==> flow/design.v <==
module fa(
    input a,
    input b,
    input cin,
    output s,
    output cout
);
    assign s = a ^ b  ^ cin;
    assign cout = (a & b) ^ (cin & (a ^ b));
endmodule
module ha(
    input a,
    input b,
    output s,
    output cout
);
    assign s = a ^ b;
    assign cout = a & b;
endmodule
module basic_unit_ha_and(
    input in_x,
    input in_a,
    input in_b,
    output s,
    output cout
);
    wire in_y;
    assign in_y = in_a & in_b;
    assign s = in_x ^ in_y;
    assign cout = in_x & in_y;
endmodule
module basic_unit_fa_and(
    input in_x,
    input in_a,
    input in_b,
    input cin,
    output s,
    output cout
);
    wire in_y;
    assign in_y = in_a & in_b;
    assign s = in_x ^ in_y ^ cin;
    assign cout = (in_x & in_y) ^ (cin & (in_x ^ in_y));
endmodule
module adder_16bit(
    input   [15:0] a,
    input   [15:0] b,
    output  [15:0] out
);
    wire [15:0] s;
    wire [15:0] cout;
    ha i_ha_0 (.a(a[0]), .b(b[0]), .s(s[0]), .cout(cout[0]));
    generate 
        genvar i_adder;
        for(i_adder=1; i_adder<16; i_adder=i_adder+1) begin: adder_for_bits
            fa i_fa (.a(a[i_adder]), .b(b[i_adder]), .cin(cout[i_adder-1]), .s(s[i_adder]), .cout(cout[i_adder]));
        end
    endgenerate
    assign out[15:0] = s[15:0];
endmodule
module lut(
    input [3:0] index,
    output reg [15:0] ei_radian,
    output reg [15:0] tanei
);
    always@(*)
    begin
        case(index)
        4'b0000: begin
            ei_radian = 16'b0000000000000000;
            tanei = 16'h0000;
        end
        4'b0001: begin
            ei_radian = 16'b0110010010000111;
            tanei = 16'h8000;
        end
        4'b0010: begin
            ei_radian = 16'b0011101101011000;
            tanei = 16'h4000;
        end
        4'b0011: begin
            ei_radian = 16'b0001111101011011;
            tanei = 16'h2000;
        end
        4'b0100: begin
            ei_radian = 16'b0000111111101010;
            tanei = 16'h1000;
        end
        4'b0101: begin
            ei_radian = 16'b0000011111111101;
            tanei = 16'h0800;
        end
        4'b0110: begin
            ei_radian = 16'b0000001111111111;
            tanei = 16'h0400;
        end
        4'b0111: begin
            ei_radian = 16'b0000000111111111;
            tanei = 16'h0200;
        end
        4'b1000: begin
            ei_radian = 16'b0000000011111111;
            tanei = 16'h0100;
        end
        4'b1001: begin
            ei_radian = 16'b0000000001111111;
            tanei = 16'h0080;
        end
        4'b1010: begin
            ei_radian = 16'b0000000000111111;
            tanei = 16'h0040;
        end
        4'b1011: begin
            ei_radian = 16'b0000000000011111;
            tanei = 16'h0020;
        end
        4'b1100: begin
            ei_radian = 16'b0000000000001111;
            tanei = 16'h0010;
        end
        4'b1101: begin
            ei_radian = 16'b0000000000000111;
            tanei = 16'h0008;
        end
        4'b1110: begin
            ei_radian = 16'b0000000000000011;
            tanei = 16'h0004;
        end
        4'b1110: begin
            ei_radian = 16'b0000000000000001;
            tanei = 16'h0002;
        end
        default: begin
            ei_radian = 16'b0000000000000000;
            tanei = 16'h0000;
        end
        endcase
    end
endmodule
module add_or_sub_unit(
    input neg,
    input [15:0] ei_radian,
    input [15:0] inner_angle,
    output [15:0] new_inner_angle
);
    wire [15:0] signed_ei_radian;
    assign signed_ei_radian = neg ? {{~{ei_radian}+1}} : ei_radian;
    adder_16bit i_adder_16b_0 (.a(signed_ei_radian), .b(inner_angle), .out(new_inner_angle));
endmodule
module unsigned_unit_first_line(
    input [15:0] in_a,
    input  in_b,
    output [15:0] s
);
    generate
        genvar i_and;
        for(i_and=0;i_and<16;i_and=i_and+1) begin: unsigned_unit_second_line_generate
            assign s[i_and] = in_a[i_and] & in_b;
        end
    endgenerate
endmodule
module unsigned_unit_second_line(
    input [15:0] in_x,
    input [15:0] in_a,
    input  in_b,
    output [15:0] s,
    output [15:0] cout
);
    generate
        genvar i_buh;
        for(i_buh=0;i_buh<16;i_buh=i_buh+1) begin: unsigned_unit_second_line_generate
            basic_unit_ha_and   i_buha  (.in_x(in_x[i_buh]), .in_a(in_a[i_buh]), .in_b(in_b), .s(s[i_buh]), .cout(cout[i_buh]));
        end
    endgenerate
endmodule
module unsigned_unit_line(
    input [15:0] in_x,
    input [15:0] in_a,
    input  in_b,
    input [15:0] cin,
    output [15:0] s,
    output [15:0] cout
);
    generate
        genvar i_buf;
        for(i_buf=0;i_buf<16;i_buf=i_buf+1) begin: unsigned_unit_second_line_generate
            basic_unit_fa_and   i_bufa  (.in_x(in_x[i_buf]), .in_a(in_a[i_buf]), .in_b(in_b), .cin(cin[i_buf]), .s(s[i_buf]), .cout(cout[i_buf]));
        end
    endgenerate
endmodule
module multiply_and_add_unit(
    input [15:0] in,
    input [15:0] a,
    input [15:0] b,
    input neg,
    output [15:0] out
);
    wire [15:0] s_line [15:0];
    wire [15:0] cout_line [15:1];
    unsigned_unit_first_line    i_bul_0 (.in_a(a), .in_b(b[0]), .s(s_line[0]));
    unsigned_unit_second_line   i_bul_1 (.in_x({1'b0, s_line[0][15:1]}), .in_a(a), .in_b(b[1]), .s(s_line[1]), .cout(cout_line[1]));
    unsigned_unit_line          i_bul_2 (.in_x({1'b0, s_line[1][15:1]}), .in_a(a), .in_b(b[2]), .cin(cout_line[1]), .s(s_line[2]), .cout(cout_line[2]));
    generate
        genvar i_bul_mac;
        for(i_bul_mac=2;i_bul_mac<16;i_bul_mac=i_bul_mac+1) begin: unsigned_unit_line_generate
            unsigned_unit_line  i_bul_mac_unit (.in_x({1'b0, s_line[i_bul_mac-1][15:1]}), .in_a(a), .in_b(b[i_bul_mac]), .cin(cout_line[i_bul_mac-1]), .s(s_line[i_bul_mac]), .cout(cout_line[i_bul_mac]));
        end
    endgenerate
    wire [31:0] product_32b;
    generate
        genvar i_s;
        for(i_s=0;i_s<16;i_s=i_s+1) begin: unsigned_output_low_generate
            assign product_32b[i_s] = s_line[i_s][0];
        end
    endgenerate
    adder_16bit i_adder_16b_0 (.a({s_line[15][15:0]}), .b(cout_line[15]), .out(product_32b[31:16]));
    wire [15:0] pos_or_neg;
    assign pos_or_neg = neg ? {{~{product_32b[31:16]}+1}} : {product_32b[31:16]};
    adder_16bit i_adder_16b_1 (.a(in), .b(pos_or_neg), .out(out));
endmodule
module cordic (
    input clk,
    input rst_n,
    input start,
    input [15:0] angle,
    output reg [15:0] cos,
    output reg [15:0] sin
);
    reg [15:0] sampled_angle;
    reg [15:0] inner_angle;
    reg working;
    reg [3:0] state;
    wire [15:0] ei_radian;
    wire [15:0] tanei;
    wire [15:0] new_inner_angle;
    wire [15:0] new_sin;
    wire [15:0] new_cos;
    wire neg;
    always@(posedge clk or negedge rst_n) begin
        if (!rst_n == 1'b1) begin
            sampled_angle <= 16'b0;
        end
        else begin
            if (start == 1'b1) begin
                sampled_angle <= angle;
            end
            else begin
                sampled_angle <= sampled_angle;
            end
        end
    end
    always@(posedge clk or negedge rst_n) begin
        if (!rst_n == 1'b1) begin
            inner_angle <= 16'b0;
        end
        else begin
            if (start == 1'b1) begin
                inner_angle <= 16'b0;
            end
            else begin
                inner_angle <= new_inner_angle;
            end
        end
    end
    always@(posedge clk or negedge rst_n) begin
        if (!rst_n == 1'b1) begin
            working <= 1'b0;
        end
        else begin
            if (start == 1'b1) begin
                working <= 1'b1;
            end
            else begin
                if (state == 4'b1111) begin
                    working <= 1'b0;
                end
                else begin
                    working <= working;
                end
            end
        end
    end
    always@(posedge clk or negedge rst_n) begin
        if (!rst_n == 1'b1) begin
            state <= 4'b0;
        end
        else begin
            if (start == 1'b1) begin
                state <= 4'b0;
            end
            else begin
                if (working == 1'b0) begin
                    state <= 4'b0;
                end
                else begin
                    state <= state + 1;
                end
            end
        end
    end
    always@(posedge clk or negedge rst_n) begin
        if (!rst_n == 1'b1) begin
            sin <= 16'b0;
        end
        else begin
            if (start == 1'b1) begin
                sin <= 16'b0;
            end
            else begin
                if (working == 1'b0) begin
                    sin <= sin;
                end
                else begin
                    sin <= new_sin;
                end
            end
        end
    end
    always@(posedge clk or negedge rst_n) begin
        if (!rst_n == 1'b1) begin
            cos <= 16'b0;
        end
        else begin
            if (start == 1'b1) begin
                cos <= 16'b0100110110111010;
            end
            else begin
                if (working == 1'b0) begin
                    cos <= cos;
                end
                else begin
                    cos <= new_cos;
                end
            end
        end
    end
    lut i_lut_0 (.index(state), .ei_radian(ei_radian),  .tanei(tanei));
    assign neg = (inner_angle <= sampled_angle) ? 0 : 1;
    add_or_sub_unit i_aoru (.neg(neg), .ei_radian(ei_radian), .inner_angle(inner_angle), .new_inner_angle(new_inner_angle));
    multiply_and_add_unit i_mac_cos (.in(cos), .a(tanei), .b(sin), .neg(~neg), .out(new_cos));
    multiply_and_add_unit i_mac_sin (.in(sin), .a(tanei), .b(cos), .neg(neg), .out(new_sin));
endmodule
==> reports on cordic <==
Reports on cordic. Module cordic before and after one edit of its RTL, step after step. "original" refers to lines of the RTL above, "edited" to lines of the edited file. "change": "edited" minus "original" as printed here. "rel. change": 100 x difference / "original". Operators: Yosys type, input widths -> output width; for muxes data width and select width s. Cell names lack the library's common part. Not given: -

Top module: cordic. Clock: clk. Library: sky130hd. Corner: tt_025C_1v80.

The edit. The edit as a unified diff against the file above. This change comes from a script, not from a designer; no optimisation was intended.

```diff
@@ -41,5 +41,5 @@
     assign in_y = in_a & in_b;
     assign s = in_x ^ in_y ^ cin;
-    assign cout = (in_x & in_y) ^ (cin & (in_x ^ in_y));
+    assign cout = (in_x & in_y) ^ (cin & (in_x | in_y));
 endmodule
 module adder_16bit(
```

After elaboration. Source: Yosys, flattened and elaborated, memories not mapped. Widths are those after wreduce. Registers that Yosys merges into a memory's read port (data or address) are not register bits. Print and check cells do not count. Memory sizes are those after Yosys's memory passes, which may raise the word count (mostly to a power of two), join words into wider ones and drop unused or constant bits.

Cells by class: shift-type cells (original 0, edited 0, change 0); $lt $le $gt $ge (original 1, edited 1, change 0, rel. change 0.00%); equality and inequality tests (original 1, edited 1, change 0, rel. change 0.00%); bitwise logic cells (original 3013, edited 3407, change +394, rel. change +13.08%); divide/modulo/power cells (original 0, edited 0, change 0); reduce/logical cells (original 2, edited 2, change 0, rel. change 0.00%); multipliers (original 0, edited 0, change 0); multiplexer cells (original 13, edited 13, change 0, rel. change 0.00%); add/sub/neg operators (original 4, edited 4, change 0, rel. change 0.00%).

Operators with widths: $or 1x1->1 (original 0, edited 420, change +420); $xor 1x1->1 (original 1485, edited 1459, change -26, rel. change -1.75%).

Unchanged operator kinds not shown: 11.

Storage and ports: input bits (original 19, edited 19, change 0, rel. change 0.00%); bits in latches (original 0, edited 0, change 0); register bits after elaboration (original 69, edited 69, change 0, rel. change 0.00%); word-level cells (original 3041, edited 3435, change +394, rel. change +12.96%); word width x clocked read ports (original 0, edited 0, change 0); output and inout port bits (original 32, edited 32, change 0, rel. change 0.00%); memories (original 1, edited 1, change 0, rel. change 0.00%); memory bits (read-only) (original 464, edited 464, change 0, rel. change 0.00%); memory bits (writable) (original 0, edited 0, change 0).

Memories: shape (words x width / read and write ports) (original 16x29 r1 w0, edited 16x29 r1 w0).

Depth. Depth = most cells in a row (Yosys ltp): at word level without a register or memory, in the mapped netlist without a sequential cell, where the memories' decode and read muxes count.

Depth: depth after elaboration (original 96, edited 96, change 0, rel. change 0.00%); ABC_AREA (original 0, edited 0); mapped depth (original 57, edited 74, change +17, rel. change +29.82%); depth with buffers taken out (original 54, edited 71, change +17, rel. change +31.48%).

Mapped cells and area. The flow's flattened synthesis, as Yosys stat reports it; memories are mapped. The netlist is that of the ABC_AREA named above (0 if unset); the other value can give another one.

Mapped netlist: mapped flip-flops (original 69, edited 69, change 0, rel. change 0.00%); sequential area (sq um) (original 1726.7, edited 1726.7, change 0.0, rel. change 0.00%); chip area (Yosys) (sq um) (original 17480.5, edited 33435.8, change +15955.3, rel. change +91.27%); buffers (original 159, edited 208, change +49, rel. change +30.82%); standard cells after synthesis (original 1772, edited 4478, change +2706, rel. change +152.71%).

Cell types: ha_1 (original 79, edited 741, change +662, rel. change +837.97%); inv_1 (original 201, edited 759, change +558, rel. change +277.61%); xnor2_1 (original 23, edited 511, change +488, rel. change +2121.74%); nand2_1 (original 150, edited 499, change +349, rel. change +232.67%); fa_1 (original 408, edited 64, change -344, rel. change -84.31%); and3_1 (original 233, edited 51, change -182, rel. change -78.11%); o21ai_0 (original 40, edited 182, change +142, rel. change +355.00%); nor2_1 (original 63, edited 196, change +133, rel. change +211.11%); a21oi_1 (original 18, edited 130, change +112, rel. change +622.22%); or3_1 (original 7, edited 116, change +109, rel. change +1557.14%); xor2_1 (original 27, edited 82, change +55, rel. change +203.70%); nor3_1 (original 5, edited 54, change +49, rel. change +980.00%); nor3b_1 (original 2, edited 50, change +48, rel. change +2400.00%); nor2b_1 (original 21, edited 65, change +44, rel. change +209.52%); nor4b_1 (original 3, edited 46, change +43, rel. change +1433.33%); buf_1 (original 5, edited 41, change +36, rel. change +720.00%); nor4_1 (original 2, edited 38, change +36, rel. change +1800.00%); or4_1 (original 1, edited 36, change +35, rel. change +3500.00%).

Unchanged cell types not shown: 5. The list need not be complete.

Path before layout. Source: OpenSTA report_checks on the synthesized netlist (no wires, ideal clock, input and output delay 20% of the period each), path of least setup slack; recovery checks are left aside. Register names are those of the netlist, which keeps one name where synthesis merged equal registers.

Path post-synthesis: path kind (original reg2reg, edited reg2reg); from (original reg state[1], edited reg state[0]); to (original reg sin[15], edited reg sin[15]); path delay (ps) (original 15413, edited 15728, change +315, rel. change +2.04%); path buffers (original 3, edited 1, change -2, rel. change -66.67%); data required time (ps) (original 15875, edited 15931, change +56, rel. change +0.35%); time at the first pin (ps) (original 0, edited 0, change 0); arrival time (ps) (original 15288, edited 15659, change +371, rel. change +2.43%); stages on the path (original 46, edited 65, change +19, rel. change +41.30%); setup time (ps) (original 125, edited 69, change -56); path slack (ps) (original 587, edited 272, change -315); period (ps) (original 16000, edited 16000, change 0, rel. change 0.00%); period reached after synthesis (ps) (original 15413, edited 15728, change +315, rel. change +2.04%).

"path delay" = arrival - input delay + setup time. "stages on the path" counts driving pins, that of a launching flip-flop among them; a cell with two outputs on the path counts twice. "period reached after synthesis" = period - worst setup slack (recovery checks aside). The figure is calculated, with input and output delays left at 20% of the set period. The rows between start and end are the longest chain of elaborated cells between them; the timing report does not say that the signal goes this way. Where chains are equally long, one stands for them. Each line given opens the expression or statement behind the cell; cells for indexed reads and writes are added by Yosys, which also makes memories of some case tables. The chain passes a memory read, where the word-level depth is cut; so it can be longer than that depth. A register here has more assigning lines than the two given.

On the way, post-synthesis, original:
Path through: dfrtp_1 clkbuf_1 inv_1 ha_1 clkbuf_1 clkbuf_1 and3_1 ha_1 fa_1 fa_1 fa_1 fa_1 fa_1 fa_1 fa_1 fa_1 fa_1 fa_1 [... 10 more ...] fa_1 fa_1 fa_1 fa_1 fa_1 fa_1 fa_1 fa_1 fa_1 inv_1 fa_1 inv_1 fa_1 xor2_1 xnor2_1 or3_1 a21oi_1 mux2_2. Under length of the longest elaborated chain stands 69. Elaborated cells between the ends (all ways): 1427. Classes of those cells: add/sub: 1; mux: 3; logic: 1422; memory: 1.

RTL lines, path post-synthesis, original: start, declared (line 232) `reg [3:0] state;`; start, assigned (line 285) `state <= 4'b0;`; start, assigned (line 296) `state <= state + 1;`; $mem_v2 16x29 (line 68) `case(index)`; $and 1x1->1 (line 158) `assign s[i_and] = in_a[i_and] & in_b;`; $xor 1x1->1 (line 29) `assign s = in_x ^ in_y;`; $xor 1x1->1 (line 43) `assign cout = (in_x & in_y) ^ (cin & (in_x ^ in_y));`; $and 1x1->1 (line 43); $xor 1x1->1 (line 43); $and 1x1->1 (line 43); [... 54 more ...]; $xor 1x1->1 (line 8) `assign s = a ^ b  ^ cin;`; $not 16->16 (line 218); $add 16x1->16 (line 218); $mux 16 (line 218); $xor 1x1->1 x2 (line 8); $mux 16 (line 310) `if (working == 1'b0) begin`; $mux 16 (line 306) `if (start == 1'b1) begin`; end, assigned (line 311) `sin <= sin;`; end, assigned (line 314) `sin <= new_sin;`; end, declared (line 227) `output reg [15:0] sin`.

On the way, post-synthesis, edited:
Path through: dfrtp_1 ha_1 ha_1 nor2b_1 clkbuf_1 and2_1 ha_1 ha_1 xor2_1 inv_1 ha_1 or3_1 and2_1 xnor2_1 inv_1 ha_1 or3_1 and2_1 [... 29 more ...] fa_1 fa_1 fa_1 fa_1 fa_1 fa_1 fa_1 fa_1 fa_1 inv_1 fa_1 inv_1 fa_1 xnor2_1 xnor2_1 or3b_2 a31o_2 nand3_1. Under length of the longest elaborated chain stands 69. Elaborated cells between the ends (all ways): 1624. Classes of those cells: add/sub: 1; mux: 3; logic: 1619; memory: 1.

RTL lines, path post-synthesis, edited: start, declared (line 232) `reg [3:0] state;`; start, assigned (line 285) `state <= 4'b0;`; start, assigned (line 296) `state <= state + 1;`; $mem_v2 16x29 (line 68) `case(index)`; $and 1x1->1 (line 158) `assign s[i_and] = in_a[i_and] & in_b;`; $xor 1x1->1 (line 29) `assign s = in_x ^ in_y;`; $or 1x1->1 (line 43) `assign cout = (in_x & in_y) ^ (cin & (in_x | in_y));`; $and 1x1->1 (line 43); $xor 1x1->1 (line 43); $and 1x1->1 (line 43); [... 54 more ...]; $xor 1x1->1 (line 8) `assign s = a ^ b  ^ cin;`; $not 16->16 (line 218); $add 16x1->16 (line 218); $mux 16 (line 218); $xor 1x1->1 x2 (line 8); $mux 16 (line 310) `if (working == 1'b0) begin`; $mux 16 (line 306) `if (start == 1'b1) begin`; end, assigned (line 311) `sin <= sin;`; end, assigned (line 314) `sin <= new_sin;`; end, declared (line 227) `output reg [15:0] sin`.

Path in the finished layout. Path of least setup slack in the final report of each run of pair A (OpenROAD, finished layout, wires in). Where an end is a register, its clock arrival counts in the times. The path's times are printed in steps of 10 ps; the period is the one set.

Path post-layout: path kind (original reg2reg, edited reg2reg); from (original reg state[0], edited reg state[0]); to (original reg sin[15], edited reg sin[15]); time at the first pin (ps) (original 350, edited 370, change +20, rel. change +5.71%); period (ps) (original 15500, edited 15500, change 0, rel. change 0.00%); arrival time (ps) (original 15350, edited 15340, change -10, rel. change -0.07%); data required time (ps) (original 15750, edited 15810, change +60, rel. change +0.38%); path slack (ps) (original 390, edited 470, change +80); setup time (ps) (original 110, edited 60, change -50); path buffers (original 0, edited 5, change +5); stages on the path (original 44, edited 63, change +19, rel. change +43.18%).

The rows between start and end are the longest chain of elaborated cells between them; the timing report does not say that the signal goes this way. Where chains are equally long, one stands for them. The chain passes a memory read, where the word-level depth is cut; so it can be longer than that depth. A register here has more assigning lines than the two given.

On the way, post-layout, original:
Path through: dfrtp_1 ha_1 ha_1 nor2b_2 and2_1 ha_1 fa_2 fa_1 fa_2 fa_1 fa_2 fa_1 fa_1 fa_1 fa_2 fa_2 fa_1 fa_1 [... 8 more ...] fa_1 fa_2 fa_2 fa_2 fa_1 fa_1 fa_1 fa_1 fa_1 inv_1 fa_1 inv_1 fa_1 xor2_1 xnor2_1 or3_1 a21oi_2 mux2_2. Under length of the longest elaborated chain stands 69. Elaborated cells between the ends (all ways): 1427. Classes of those cells: add/sub: 1; mux: 3; logic: 1422; memory: 1.

RTL lines, path post-layout, original: start, declared (line 232) `reg [3:0] state;`; start, assigned (line 285) `state <= 4'b0;`; start, assigned (line 296) `state <= state + 1;`; $mem_v2 16x29 (line 68) `case(index)`; $and 1x1->1 (line 158) `assign s[i_and] = in_a[i_and] & in_b;`; $xor 1x1->1 (line 29) `assign s = in_x ^ in_y;`; $xor 1x1->1 (line 43) `assign cout = (in_x & in_y) ^ (cin & (in_x ^ in_y));`; $and 1x1->1 (line 43); $xor 1x1->1 (line 43); $and 1x1->1 (line 43); [... 54 more ...]; $xor 1x1->1 (line 8) `assign s = a ^ b  ^ cin;`; $not 16->16 (line 218); $add 16x1->16 (line 218); $mux 16 (line 218); $xor 1x1->1 x2 (line 8); $mux 16 (line 310) `if (working == 1'b0) begin`; $mux 16 (line 306) `if (start == 1'b1) begin`; end, assigned (line 311) `sin <= sin;`; end, assigned (line 314) `sin <= new_sin;`; end, declared (line 227) `output reg [15:0] sin`.

On the way, post-layout, edited:
Path through: dfrtp_1 buf_6 buf_4 ha_4 buf_4 and3_1 ha_1 xor2_1 inv_1 ha_1 or3_1 and2_1 xnor2_2 inv_1 ha_1 or3_1 and2_1 xnor2_1 [... 27 more ...] fa_2 fa_2 fa_2 fa_2 fa_2 fa_2 fa_2 fa_2 fa_2 inv_1 fa_1 inv_1 fa_1 xnor2_1 xnor2_1 or3b_4 a31o_2 nand3_1. Under length of the longest elaborated chain stands 69. Elaborated cells between the ends (all ways): 1624. Classes of those cells: add/sub: 1; mux: 3; logic: 1619; memory: 1.

RTL lines, path post-layout, edited: start, declared (line 232) `reg [3:0] state;`; start, assigned (line 285) `state <= 4'b0;`; start, assigned (line 296) `state <= state + 1;`; $mem_v2 16x29 (line 68) `case(index)`; $and 1x1->1 (line 158) `assign s[i_and] = in_a[i_and] & in_b;`; $xor 1x1->1 (line 29) `assign s = in_x ^ in_y;`; $or 1x1->1 (line 43) `assign cout = (in_x & in_y) ^ (cin & (in_x | in_y));`; $and 1x1->1 (line 43); $xor 1x1->1 (line 43); $and 1x1->1 (line 43); [... 54 more ...]; $xor 1x1->1 (line 8) `assign s = a ^ b  ^ cin;`; $not 16->16 (line 218); $add 16x1->16 (line 218); $mux 16 (line 218); $xor 1x1->1 x2 (line 8); $mux 16 (line 310) `if (working == 1'b0) begin`; $mux 16 (line 306) `if (start == 1'b1) begin`; end, assigned (line 311) `sin <= sin;`; end, assigned (line 314) `sin <= new_sin;`; end, declared (line 227) `output reg [15:0] sin`.

Measured runs. Runs of the flow (Yosys, OpenROAD) on both versions; the two runs of a pair have the same settings. The constraints put input and output delay at 20% of the set period each and load the outputs with 0.01 pF.

Settings, pair A:
For CORE_UTILIZATION the number is 40. Under period_ns stands 15.5. The figure for CAP_MARGIN is 20. Under CORE_MARGIN stands 2. The entry for SLEW_MARGIN reads 20.

Results, pair A: worst-case hold slack (ps) (original 532, edited 553, change +21); power (µW) (original 1968, edited 3051, change +1083, rel. change +55.03%); standard-cell area after layout (sq um) (original 18963.2, edited 38105.3, change +19142.1, rel. change +100.94%); worst setup slack after layout (ps) (original 392, edited 470, change +78); period reached (ps) (original 15108, edited 15030, change -78, rel. change -0.52%); total negative slack on setup checks (ps) (original 0, edited 0, change 0); post-layout utilization (%) (original 44.0, edited 45.8, change +1.8); area of the die (sq um) (original 45390.3, edited 85919.3, change +40529.0, rel. change +89.29%); synthesis area (sq um) (original 17480.5, edited 33435.8, change +15955.3, rel. change +91.27%).

Settings, pair B:
For CELL_PAD_IN_SITES_GLOBAL_PLACEMENT the number is 0. CORE_ASPECT_RATIO: 1.77. Under CORE_MARGIN stands 2. For CORE_UTILIZATION the number is 32. For CTS_CLUSTER_DIAMETER the number is 123. The entry for CTS_CLUSTER_SIZE reads 48. MIN_ROUTING_LAYER: met1. Under PLACE_DENSITY stands 0.66. The entry for SLEW_MARGIN reads 20. Under TNS_END_PERCENT stands 10. Under period_ns stands 9.12. The figure for CAP_MARGIN is 20.

Results, pair B: worst-case hold slack (ps) (original 528, edited 517, change -11); power (µW) (original 3895, edited 5905, change +2010, rel. change +51.60%); standard-cell area after layout (sq um) (original 21091.5, edited 44676.6, change +23585.1, rel. change +111.82%); worst setup slack after layout (ps) (original -5466, edited -5414, change +52); period reached (ps) (original 14586, edited 14534, change -52, rel. change -0.36%); total negative slack on setup checks (ps) (original -82346, edited -85234, change -2888); post-layout utilization (%) (original 38.8, edited 43.2, change +4.4); area of the die (sq um) (original 56588.6, edited 107195.0, change +50606.4, rel. change +89.43%); synthesis area (sq um) (original 17480.5, edited 33435.8, change +15955.3, rel. change +91.27%).

"period reached" is the run's clock period less its worst setup slack. It is reckoned from that one timing run; input and output delays stay at 20% of the period that was set. "power" rests on the timing tool's default activity at the inputs, not on a simulated workload.
